==> flow/design.v <==
module ctr #(
	parameter ADR_WIDTH = 6
)(
	input wire clk_i,
	input wire rst_i,
	input wire carry_i,
	input wire [2-1:0] op_i,
	output reg [1-1:0] ctr_marmux_o,
	output reg [2-1:0] ctr_carrymux_o,
	output reg ctr_pc_reg_en_o,
	output reg ctr_a_reg_en_o,
	output reg ctr_mar_reg_en_o,
	output reg ctr_d_reg_en_o,
	output reg ctr_we_o,
	output reg [2-1:0] ctr_aluop_o
);
	localparam STATE_WIDTH = 12;
	localparam [STATE_WIDTH-1:0]
		s_fi	=	12'b000_000_000_001,
		s_rm	=	12'b000_000_000_010,
		s_nf	=	12'b000_000_000_100,
		s_nc	=	12'b000_000_001_000,
		s_af	=	12'b000_000_010_000,
		s_ac	=	12'b000_000_100_000,
		s_jc	=	12'b000_001_000_000,
		s_sw	=	12'b000_010_000_000,
		s_pm	=	12'b000_100_000_000,
		s_nw	=	12'b001_000_000_000,
		s_aw	=	12'b010_000_000_000,
		s_fw	=	12'b100_000_000_000;
	reg [STATE_WIDTH-1:0] current, next;
	always @(posedge clk_i) begin:sequential
		if (rst_i) begin
			current <= s_fi;
		end else begin
			current <= next;
		end
	end
	always @* begin:combnext
	case (current)
		s_fi:
			next = s_fw;
		s_fw:
			next = s_rm;
		s_rm:
			case (op_i)
				2'b00 : begin
					next = s_nf;
				end
				2'b01 : begin
					next = s_af;
				end
				2'b10 : begin
					next = s_sw;
				end
				2'b11 : begin
					if (carry_i) begin
						next = s_jc;
					end else begin
						next = s_fi;
					end
				end
				default:
					next = s_fi;
			endcase
		s_nf:
			next = s_nw;
                s_nw:
                        next = s_nc;
		s_nc:
			next = s_pm;
		s_af:
			next = s_aw;
                s_aw:
                        next = s_ac;
		s_ac:
			next = s_pm;
		s_jc:
			next = s_pm;
		s_sw:
			next = s_pm;
		s_pm:
			next = s_fi;
		default:
			next = s_fi;
	endcase
	end
	always @* begin:combout
	case(current)
		s_fi:
		begin
			ctr_pc_reg_en_o = 1'b1;
			ctr_marmux_o = 1'b1;
			ctr_mar_reg_en_o = 1'b0;
			ctr_aluop_o = 2'b01;
			ctr_a_reg_en_o = 1'b0;
			ctr_we_o = 1'b0;
			ctr_d_reg_en_o = 1'b0;
			ctr_carrymux_o = 2'b00;
		end
		s_fw:
		begin
			ctr_pc_reg_en_o = 1'b1;
			ctr_marmux_o = 1'b1;
			ctr_mar_reg_en_o = 1'b0;
			ctr_aluop_o = 2'b01;
			ctr_a_reg_en_o = 1'b0;
			ctr_we_o = 1'b0;
			ctr_d_reg_en_o = 1'b1;
			ctr_carrymux_o = 2'b00;
		end
		s_rm:
		begin
			ctr_pc_reg_en_o = 1'b0;
			ctr_marmux_o = 1'b0;
			ctr_mar_reg_en_o = 1'b1;
			ctr_aluop_o = 2'b01;
			ctr_a_reg_en_o = 1'b0;
			ctr_we_o = 1'b0;
			ctr_d_reg_en_o = 1'b0;
			ctr_carrymux_o = 2'b00;
		end
		s_nf:
		begin
			ctr_pc_reg_en_o = 1'b0;
			ctr_marmux_o = 1'b1;
			ctr_mar_reg_en_o = 1'b0;
			ctr_aluop_o = 2'b01;
			ctr_a_reg_en_o = 1'b0;
			ctr_we_o = 1'b0;
			ctr_d_reg_en_o = 1'b0;
			ctr_carrymux_o = 2'b00;
		end
		s_nw:
		begin
			ctr_pc_reg_en_o = 1'b0;
			ctr_marmux_o = 1'b1;
			ctr_mar_reg_en_o = 1'b0;
			ctr_aluop_o = 2'b01;
			ctr_a_reg_en_o = 1'b0;
			ctr_we_o = 1'b0;
			ctr_d_reg_en_o = 1'b1;
			ctr_carrymux_o = 2'b00;
		end
		s_nc:
		begin
			ctr_pc_reg_en_o = 1'b0;
			ctr_marmux_o = 1'b1;
			ctr_mar_reg_en_o = 1'b0;
			ctr_aluop_o = 2'b00;
			ctr_a_reg_en_o = 1'b1;
			ctr_we_o = 1'b0;
			ctr_d_reg_en_o = 1'b0;
			ctr_carrymux_o = 2'b01;
		end
		s_af:
		begin
			ctr_pc_reg_en_o = 1'b0;
			ctr_marmux_o = 1'b1;
			ctr_mar_reg_en_o = 1'b0;
			ctr_aluop_o = 2'b01;
			ctr_a_reg_en_o = 1'b0;
			ctr_we_o = 1'b0;
			ctr_d_reg_en_o = 1'b0;
			ctr_carrymux_o = 2'b00;
		end
		s_aw:
		begin
			ctr_pc_reg_en_o = 1'b0;
			ctr_marmux_o = 1'b1;
			ctr_mar_reg_en_o = 1'b0;
			ctr_aluop_o = 2'b01;
			ctr_a_reg_en_o = 1'b0;
			ctr_we_o = 1'b0;
			ctr_d_reg_en_o = 1'b1;
			ctr_carrymux_o = 2'b00;
		end
		s_ac:
		begin
			ctr_pc_reg_en_o = 1'b0;
			ctr_marmux_o = 1'b1;
			ctr_mar_reg_en_o = 1'b0;
			ctr_aluop_o = 2'b01;
			ctr_a_reg_en_o = 1'b1;
			ctr_we_o = 1'b0;
			ctr_d_reg_en_o = 1'b0;
			ctr_carrymux_o = 2'b01;
		end
		s_jc:
		begin
			ctr_pc_reg_en_o = 1'b0;
			ctr_marmux_o = 1'b1;
			ctr_mar_reg_en_o = 1'b0;
			ctr_aluop_o = 2'b01;
			ctr_a_reg_en_o = 1'b0;
			ctr_we_o = 1'b0;
			ctr_d_reg_en_o = 1'b0;
			ctr_carrymux_o = 2'b10;
		end
		s_sw:
		begin
			ctr_pc_reg_en_o = 1'b0;
			ctr_marmux_o = 1'b1;
			ctr_mar_reg_en_o = 1'b0;
			ctr_aluop_o = 2'b01;
			ctr_a_reg_en_o = 1'b0;
			ctr_we_o = 1'b1;
			ctr_d_reg_en_o = 1'b0;
			ctr_carrymux_o = 2'b00;
		end
		s_pm:
		begin
			ctr_pc_reg_en_o = 1'b0;
			ctr_marmux_o = 1'b1;
			ctr_mar_reg_en_o = 1'b1;
			ctr_aluop_o = 2'b01;
			ctr_a_reg_en_o = 1'b0;
			ctr_we_o = 1'b0;
			ctr_d_reg_en_o = 1'b0;
			ctr_carrymux_o = 2'b00;
		end
		default:
		begin
			ctr_pc_reg_en_o = 1'b0;
			ctr_marmux_o = 1'b1;
			ctr_mar_reg_en_o = 1'b1;
			ctr_aluop_o = 2'b01;
			ctr_a_reg_en_o = 1'b0;
			ctr_we_o = 1'b0;
			ctr_d_reg_en_o = 1'b0;
			ctr_carrymux_o = 2'b00;
		end
	endcase
	end
endmodule
module adr #(
	parameter ADR_WIDTH = 6
)(
	input wire clk_i,
	input wire rst_i,
	input wire [ADR_WIDTH-1:0] adr_i,
	input wire [1-1:0] ctr_marmux_i,
	input wire ctr_mar_reg_en_i,
	input wire ctr_pc_reg_en_i,
	output wire [ADR_WIDTH-1:0] adr_o
);
	reg [ADR_WIDTH-1:0] mar_reg;
	reg [ADR_WIDTH-1:0] mar_reg_next;
	reg [ADR_WIDTH-1:0] pc_reg;
	reg [ADR_WIDTH-1:0] pc_reg_next;
	always @(posedge clk_i) begin:seq
		if (rst_i) begin
			pc_reg <= 0;
			mar_reg <= 0;
		end else begin
			if (ctr_pc_reg_en_i) begin
				pc_reg <= pc_reg_next;
			end
			if (ctr_mar_reg_en_i) begin
				mar_reg <= mar_reg_next;
			end
		end
	end
	always @* begin:comb
		pc_reg_next = mar_reg + 1'd1;
		case (ctr_marmux_i)
			1'b0 : begin
				mar_reg_next = adr_i;
			end
			1'b1 : begin
				mar_reg_next = pc_reg;
			end
			default:
				mar_reg_next = pc_reg;
		endcase
	end
	assign adr_o = mar_reg;
endmodule
module dat #(
	parameter DATA_WIDTH = 8
)(
	input wire clk_i,
	input wire rst_i,
	input wire [DATA_WIDTH-1:0] data_i,
	input wire [2-1:0] ctr_aluop_i,
	input wire ctr_a_reg_en_i,
	input wire [2-1:0] ctr_carrymux_i,
	output wire carry_o,
	output wire [DATA_WIDTH-1:0] data_o
);
	reg [DATA_WIDTH-1:0] a_reg;
	reg [DATA_WIDTH-1:0] a_reg_next;
	reg carry_reg;
	reg carry_next;
	reg carry_alu;
	always @(posedge clk_i) begin:seq
		if (rst_i) begin
			a_reg <= 0;
			carry_reg <= 0;
		end else begin
			if (ctr_a_reg_en_i) begin
				a_reg <= a_reg_next;
			end
			carry_reg <= carry_next;
		end
	end
	always @* begin:comb
		case (ctr_aluop_i)
			2'b00 : begin
				{carry_alu, a_reg_next} =
					{1'b0, ~(a_reg | data_i)};
			end
			2'b01 : begin
				{carry_alu, a_reg_next} =
					a_reg + data_i;
			end
			2'b11 : begin
				{carry_alu, a_reg_next} = {1'b0, a_reg};
			end
			2'b10 : begin
				{carry_alu, a_reg_next} = {carry_reg, a_reg};
			end
			default:
				{carry_alu, a_reg_next} = {carry_reg, a_reg};
		endcase
		case (ctr_carrymux_i)
			2'b00 : begin
				carry_next = carry_reg;
			end
			2'b01 : begin
				carry_next = carry_alu;
			end
			2'b10 : begin
				carry_next = 0;
			end
			default:
				carry_next = carry_reg;
		endcase
	end
	assign data_o = a_reg;
	assign carry_o = carry_reg;
endmodule
module alpacacorn #(
	parameter ADR_WIDTH = 6,
	parameter DATA_WIDTH = 8
)(
	input wire clk_i,
	input wire rst_i,
	input wire [DATA_WIDTH-1:0] data_i,
	output wire [DATA_WIDTH-1:0] data_o,
	output wire [ADR_WIDTH-1:0] adr_o,
	output wire we_o
);
	wire carry_dat_ctr;
	wire [2-1:0] ctr_carrymux_ctr_dat;
	wire ctr_a_reg_en_ctr_dat;
	wire [1-1:0] ctr_marmux_ctr_adr;
	wire ctr_mar_reg_en_ctr_adr;
	wire ctr_pc_reg_en_ctr_adr;
	wire ctr_d_reg_en;
	wire [2-1:0] ctr_aluop_ctr_dat;
	reg [DATA_WIDTH-1:0] d_reg;
	always @(posedge clk_i) begin:seq
		if (rst_i) begin
			d_reg <= 0;
		end else begin
			if (ctr_d_reg_en) begin
				d_reg <= data_i;
			end
		end
	end
	ctr #(
		.ADR_WIDTH(ADR_WIDTH)
	) i_ctr (
		.clk_i(clk_i),
		.rst_i(rst_i),
		.carry_i(carry_dat_ctr),
		.op_i(d_reg[DATA_WIDTH-1:DATA_WIDTH-2]),
		.ctr_marmux_o(ctr_marmux_ctr_adr),
		.ctr_carrymux_o(ctr_carrymux_ctr_dat),
		.ctr_a_reg_en_o(ctr_a_reg_en_ctr_dat),
		.ctr_d_reg_en_o(ctr_d_reg_en),
		.ctr_mar_reg_en_o(ctr_mar_reg_en_ctr_adr),
		.ctr_pc_reg_en_o(ctr_pc_reg_en_ctr_adr),
		.ctr_aluop_o(ctr_aluop_ctr_dat),
		.ctr_we_o(we_o)
	);
	adr #(
		.ADR_WIDTH(ADR_WIDTH)
	) i_adr (
		.clk_i(clk_i),
		.rst_i(rst_i),
		.adr_i(d_reg[ADR_WIDTH-1:0]),
		.ctr_marmux_i(ctr_marmux_ctr_adr),
		.ctr_mar_reg_en_i(ctr_mar_reg_en_ctr_adr),
		.ctr_pc_reg_en_i(ctr_pc_reg_en_ctr_adr),
		.adr_o(adr_o)
	);
	dat #(
		.DATA_WIDTH(DATA_WIDTH)
	) i_dat (
		.clk_i(clk_i),
		.rst_i(rst_i),
		.data_i(d_reg),
		.ctr_aluop_i(ctr_aluop_ctr_dat),
		.ctr_carrymux_i(ctr_carrymux_ctr_dat),
		.ctr_a_reg_en_i(ctr_a_reg_en_ctr_dat),
		.carry_o(carry_dat_ctr),
		.data_o(data_o)
	);
endmodule
Subject: tool reports on alpacacorn

Hi,

-- Reports on alpacacorn
Tool output for the design above before and after an edit, in the order of the flow.
"before" refers to lines of the RTL above, "after" to lines of the edited file.
"change" is "after" less "before", of the values as shown.
Operators carry their Yosys type and port widths (W data, S select, Z words).
Cell names lack the library's common part.
The mark n/a stands for no value.
- design top: alpacacorn
- clock input: clk_i
- cell library: sky130hd
- timing corner: tt_025C_1v80

-- The edit
Unified diff, file above to edited file.
This change comes from a script, not from a designer. The edited design behaves differently; no optimisation was intended.
begin of diff
@@ -289,5 +289,5 @@
 	output wire [DATA_WIDTH-1:0] data_o
 );
-	reg [DATA_WIDTH-1:0] a_reg;
+	reg [DATA_WIDTH-2:0] a_reg;
 	reg [DATA_WIDTH-1:0] a_reg_next;
 	reg carry_reg;
end of diff

-- After elaboration
Counts by Yosys on the flattened word-level netlist (proc, flatten, opt, wreduce; memories kept). Register bits leave out memories and registers merged into their read ports (data or address). Print and check cells are left out. Cells with the same type and inputs are merged into one.
- storage and ports (item ; before ; after ; change):
    bits in registers ; 41 ; 40 ; -1
- cells by class (item ; before ; after ; change):
    add/sub/neg operators ; 2 ; 2 ; 0
    mux-type cells ; 13 ; 13 ; 0
    bitwise gates (word level) ; 4 ; 4 ; 0
    reduce/logical cells ; 10 ; 9 ; -1
    equal/unequal tests ; 20 ; 19 ; -1
- operator list (cell ; before ; after ; change):
    $add A8 B8 Y9 ; 1 ; 0 ; -1
    $ne A2 B2 Y1 const B ; 1 ; 0 ; -1
    $or A8 B8 Y8 ; 1 ; 0 ; -1
    $pmux W9 S3 ; 1 ; 0 ; -1
    $reduce_and A2 Y1 ; 1 ; 0 ; -1
    $add A7 B8 Y9 ; 0 ; 1 ; +1
    $or A7 B8 Y8 ; 0 ; 1 ; +1
    $pmux W9 S4 ; 0 ; 1 ; +1
Operator kinds equal on both sides are left out: 32.

-- Logic depth
Longest topological path by Yosys (ltp), each cell counted once; first at word level (registers and memories cut), then after technology mapping (sequential cells cut; the memories' decode and read muxes count).
- depth (item ; before ; after ; change):
    depth in word-level cells ; 6 ; 5 ; -1
    ABC_AREA ; 0 ; 0 ; n/a
    mapped depth ; 8 ; 8 ; 0
    mapped depth without buffers ; 8 ; 7 ; -1

-- Mapped cells and area
Source: synth_stat.txt of the flow (Yosys; design flattened, memories mapped). It holds for the ABC_AREA given above (unset counts as 0); a run with the other value may have another netlist.
- synthesis totals (item ; before ; after ; change):
    flip-flop cells ; 41 ; 40 ; -1
    standard cells after synthesis ; 232 ; 216 ; -16
    synthesis area (sq um) ; 2029.4 ; 2040.7 ; +11.3
- cell types (type ; before ; after ; change):
    nor2_1 ; 40 ; 27 ; -13
    a21oi_1 ; 21 ; 9 ; -12
    inv_1 ; 19 ; 15 ; -4
    a211oi_2 ; 0 ; 4 ; +4
    nor2_2 ; 0 ; 4 ; +4
    xor2_1 ; 5 ; 2 ; -3
    nor3b_1 ; 0 ; 3 ; +3
    o32ai_1 ; 0 ; 3 ; +3
    ha_1 ; 18 ; 16 ; -2
    mux2i_1 ; 16 ; 18 ; +2
    a211oi_1 ; 8 ; 10 ; +2
    nand3_1 ; 6 ; 4 ; -2
    nor2b_1 ; 6 ; 8 ; +2
    a221oi_1 ; 2 ; 0 ; -2
    or3_1 ; 2 ; 0 ; -2
    o21a_1 ; 1 ; 3 ; +2
    dfxtp_1 ; 41 ; 40 ; -1
    nor3_1 ; 7 ; 8 ; +1
Cell types equal on both sides are left out: 6.
Not every row of either side is listed.
By module: a second synthesis without flattening, with its own total; a netlist apart from the flattened one above.
- second synthesis, totals (item ; before ; after ; change):
    cells (unflattened synthesis) ; 231 ; 225 ; -6
    area (unflattened synthesis) (sq um) ; 2133.3 ; 2069.5 ; -63.8
Each row is one instance without its submodules.
- modules, before (module ; cells ; area (sq um) ; times used ; seq. area (sq um)):
    dat #(DATA_WIDTH=8) ; 108 ; 902.1 ; 1 ; 180.2
    adr #(ADR_WIDTH=6) ; 56 ; 530.5 ; 1 ; 240.2
    ctr #(ADR_WIDTH=6) ; 41 ; 415.4 ; 1 ; 240.2
    alpacacorn ; 26 ; 285.3 ; 1 ; 160.2
- modules, after (module ; cells ; area (sq um) ; times used ; seq. area (sq um)):
    dat #(DATA_WIDTH=8) ; 102 ; 838.3 ; 1 ; 160.2
    adr #(ADR_WIDTH=6) ; 56 ; 530.5 ; 1 ; 240.2
    ctr #(ADR_WIDTH=6) ; 41 ; 415.4 ; 1 ; 240.2
    alpacacorn ; 26 ; 285.3 ; 1 ; 160.2

-- Worst setup path after synthesis
Source: OpenSTA report_checks on the synthesized netlist (no wires, ideal clock, input and output delay 20% of the period each), path of least setup slack; recovery checks are left aside. Register names are those of the netlist, which keeps one name where synthesis merged equal registers.
- timing path after synthesis (item ; before ; after ; change):
    kind ; reg-to-reg ; reg-to-reg ; n/a
    from ; register i_dat.a_reg[0] ; register i_dat.a_reg[0] ; n/a
    to ; register i_dat.carry_reg ; register i_dat.a_reg[6] ; n/a
    setup time (ns) ; 0.070 ; 0.092 ; +0.022
    clock period (ns) ; 2.5 ; 2.5 ; 0.0
    launch time at the first pin (ns) ; 0.000 ; 0.000 ; 0.000
    stages on the path ; 9 ; 8 ; -1
    arrival time (ns) ; 1.976 ; 1.659 ; -0.317
    delay of the path (ns) ; 2.046 ; 1.751 ; -0.295
    data required time (ns) ; 2.430 ; 2.408 ; -0.022
    path slack (ns) ; 0.453 ; 0.748 ; +0.295
    period reached after synthesis (ns) ; 2.047 ; 1.752 ; -0.295
"delay of the path" = arrival - input delay + setup time.
"stages on the path": output pins that drive a net of the path, with the launching flip-flop's if there is one; two outputs of one cell count as two.
"period reached after synthesis" is the clock period less the worst setup slack; recovery checks do not enter. This is arithmetic on one report: input and output delays are still those of the set period (20% each).
Between the ends stands the longest chain of elaborated cells between them, by number of cells; it is not shown to be the way that was timed. Of several equally long chains one is given.
A line is the first line of the expression or statement that the cell stems from. Yosys adds cells for indexed reads and writes and turns some case tables into memories.
Between the ends, after synthesis, before:
- cells stage by stage: dfxtp_1 -> ha_1 -> inv_1 -> fa_1 -> and2b_1 -> o2111ai_1 -> and4b_1 -> or3_1 -> a21oi_1
- length of the longest elaborated chain at 3
- elaborated cells between the ends (all ways) at 3
- RTL lines with such cells: 3
- those cells by class: 1 x add/sub; 2 x mux
- ends and longest elaborated chain, after synthesis, before (item ; RTL line ; source):
    start, declared ; 291 ; reg [DATA_WIDTH-1:0] a_reg;
    start, assigned ; 298 ; a_reg <= 0;
    start, assigned ; 302 ; a_reg <= a_reg_next;
    $add A8 B8 Y9 ; 315 ; a_reg + data_i;
    $pmux W9 S3 ; 308 ; case (ctr_aluop_i)
    $pmux W1 S2 ; 326 ; case (ctr_carrymux_i)
    end, assigned ; 299 ; carry_reg <= 0;
    end, assigned ; 304 ; carry_reg <= carry_next;
    end, declared ; 293 ; reg carry_reg;
Between the ends, after synthesis, after:
- cells stage by stage: dfxtp_1 -> ha_1 -> inv_1 -> fa_1 -> nor2b_1 -> o2111a_1 -> nor3_1 -> o32ai_1
- length of the longest elaborated chain at 2
- elaborated cells between the ends (all ways) at 2
- RTL lines with such cells: 2
- those cells by class: 1 x add/sub; 1 x mux
- ends and longest elaborated chain, after synthesis, after (item ; RTL line ; source):
    start, declared ; 291 ; reg [DATA_WIDTH-2:0] a_reg;
    start, assigned ; 298 ; a_reg <= 0;
    start, assigned ; 302 ; a_reg <= a_reg_next;
    $add A7 B8 Y9 ; 315 ; a_reg + data_i;
    $pmux W9 S4 ; 308 ; case (ctr_aluop_i)
    end, assigned ; 298 ;
    end, assigned ; 302 ;
    end, declared ; 291 ;

-- Path in the finished layout
From the final timing report of the runs of pair A: the path of least setup slack in the routed layout; clock arrival at registers is part of the times.
- timing path after layout (item ; before ; after ; change):
    kind ; reg-to-reg ; reg-to-reg ; n/a
    from ; register i_dat.a_reg[0] ; register d_reg[0] ; n/a
    to ; register i_dat.carry_reg ; register i_dat.a_reg[6] ; n/a
    data required time (ns) ; 2.40 ; 2.37 ; -0.03
    launch time at the first pin (ns) ; 0.29 ; 0.28 ; -0.01
    clock period (ns) ; 2.17 ; 2.17 ; 0.00
    setup time (ns) ; 0.06 ; 0.09 ; +0.03
    arrival time (ns) ; 2.25 ; 2.10 ; -0.15
    stages on the path ; 9 ; 8 ; -1
    path slack (ns) ; 0.15 ; 0.27 ; +0.12
Between the ends stands the longest chain of elaborated cells between them, by number of cells; it is not shown to be the way that was timed. Of several equally long chains one is given.
Between the ends, after layout, before:
- cells stage by stage: dfxtp_2 -> ha_2 -> inv_1 -> fa_2 -> and2b_1 -> o2111ai_1 -> and4b_1 -> or3_1 -> a21oi_1
- length of the longest elaborated chain at 3
- elaborated cells between the ends (all ways) at 3
- RTL lines with such cells: 3
- those cells by class: 1 x add/sub; 2 x mux
- ends and longest elaborated chain, after layout, before (item ; RTL line ; source):
    start, declared ; 291 ; reg [DATA_WIDTH-1:0] a_reg;
    start, assigned ; 298 ; a_reg <= 0;
    start, assigned ; 302 ; a_reg <= a_reg_next;
    $add A8 B8 Y9 ; 315 ; a_reg + data_i;
    $pmux W9 S3 ; 308 ; case (ctr_aluop_i)
    $pmux W1 S2 ; 326 ; case (ctr_carrymux_i)
    end, assigned ; 299 ; carry_reg <= 0;
    end, assigned ; 304 ; carry_reg <= carry_next;
    end, declared ; 293 ; reg carry_reg;
Between the ends, after layout, after:
- cells stage by stage: dfxtp_1 -> ha_1 -> inv_1 -> fa_1 -> nor2b_1 -> o2111a_1 -> nor3_1 -> o32ai_1
- length of the longest elaborated chain at 2
- elaborated cells between the ends (all ways) at 2
- RTL lines with such cells: 2
- those cells by class: 1 x add/sub; 1 x mux
- ends and longest elaborated chain, after layout, after (item ; RTL line ; source):
    start, declared ; 362 ; reg [DATA_WIDTH-1:0] d_reg;
    start, assigned ; 365 ; d_reg <= 0;
    start, assigned ; 368 ; d_reg <= data_i;
    $add A7 B8 Y9 ; 315 ; a_reg + data_i;
    $pmux W9 S4 ; 308 ; case (ctr_aluop_i)
    end, assigned ; 298 ; a_reg <= 0;
    end, assigned ; 302 ; a_reg <= a_reg_next;
    end, declared ; 291 ; reg [DATA_WIDTH-2:0] a_reg;

-- Flow runs
Runs of the flow (Yosys, OpenROAD) on both versions; the two runs of a pair have the same settings. The constraints put input and output delay at 20% of the set period each and load the outputs with 0.01 pF.
Settings, pair A:
- period_ns: 2.17
- noted CAP_MARGIN: 20
- noted CORE_MARGIN: 2
- CORE_UTILIZATION: 40
- SLEW_MARGIN at 20
- results, pair A (item ; before ; after ; change):
    standard-cell area after layout (sq um) ; 2486.1 ; 2407.3 ; -78.8
    chip area after synthesis (Yosys) (sq um) ; 2029.4 ; 2040.7 ; +11.3
    clock period reached (ns) ; 2.018 ; 1.904 ; -0.114
    worst-case hold slack (ns) ; 0.430 ; 0.413 ; -0.017
    smallest setup slack (ns) ; 0.152 ; 0.266 ; +0.114
    overall die area (sq um) ; 5659.6 ; 5688.9 ; +29.3
    total negative setup slack (ns) ; 0.000 ; 0.000 ; 0.000
    post-layout utilization (%) ; 51.6 ; 50.0 ; -1.6
    power consumption (W) ; 0.001581 ; 0.001515 ; -0.000066
Settings, pair B:
- noted ABC_AREA: 1
- CELL_PAD_IN_SITES_DETAIL_PLACEMENT: 1
- CORE_UTILIZATION: 27
- CTS_CLUSTER_DIAMETER at 291
- noted PLACE_DENSITY_LB_ADDON: 0.11
- SETUP_SLACK_MARGIN: 0.55
- period_ns: 1.95
- noted CAP_MARGIN: 20
- noted CORE_MARGIN: 2
- SLEW_MARGIN at 20
- results, pair B (item ; before ; after ; change):
    standard-cell area after layout (sq um) ; 2792.7 ; 2658.8 ; -133.9
    chip area after synthesis (Yosys) (sq um) ; 2115.8 ; 2082.0 ; -33.8
    clock period reached (ns) ; 1.542 ; 1.494 ; -0.048
    worst-case hold slack (ns) ; 0.417 ; 0.454 ; +0.037
    smallest setup slack (ns) ; 0.408 ; 0.456 ; +0.048
    overall die area (sq um) ; 8560.0 ; 8429.1 ; -130.9
    total negative setup slack (ns) ; 0.000 ; 0.000 ; 0.000
    post-layout utilization (%) ; 36.5 ; 35.0 ; -1.5
    power consumption (W) ; 0.001871 ; 0.001748 ; -0.000123
"clock period reached" = clock period - worst setup slack. The figure is calculated, with input and output delays left at 20% of the set period.
"power consumption" rests on the timing tool's default activity at the inputs, not on a simulated workload.

Regards
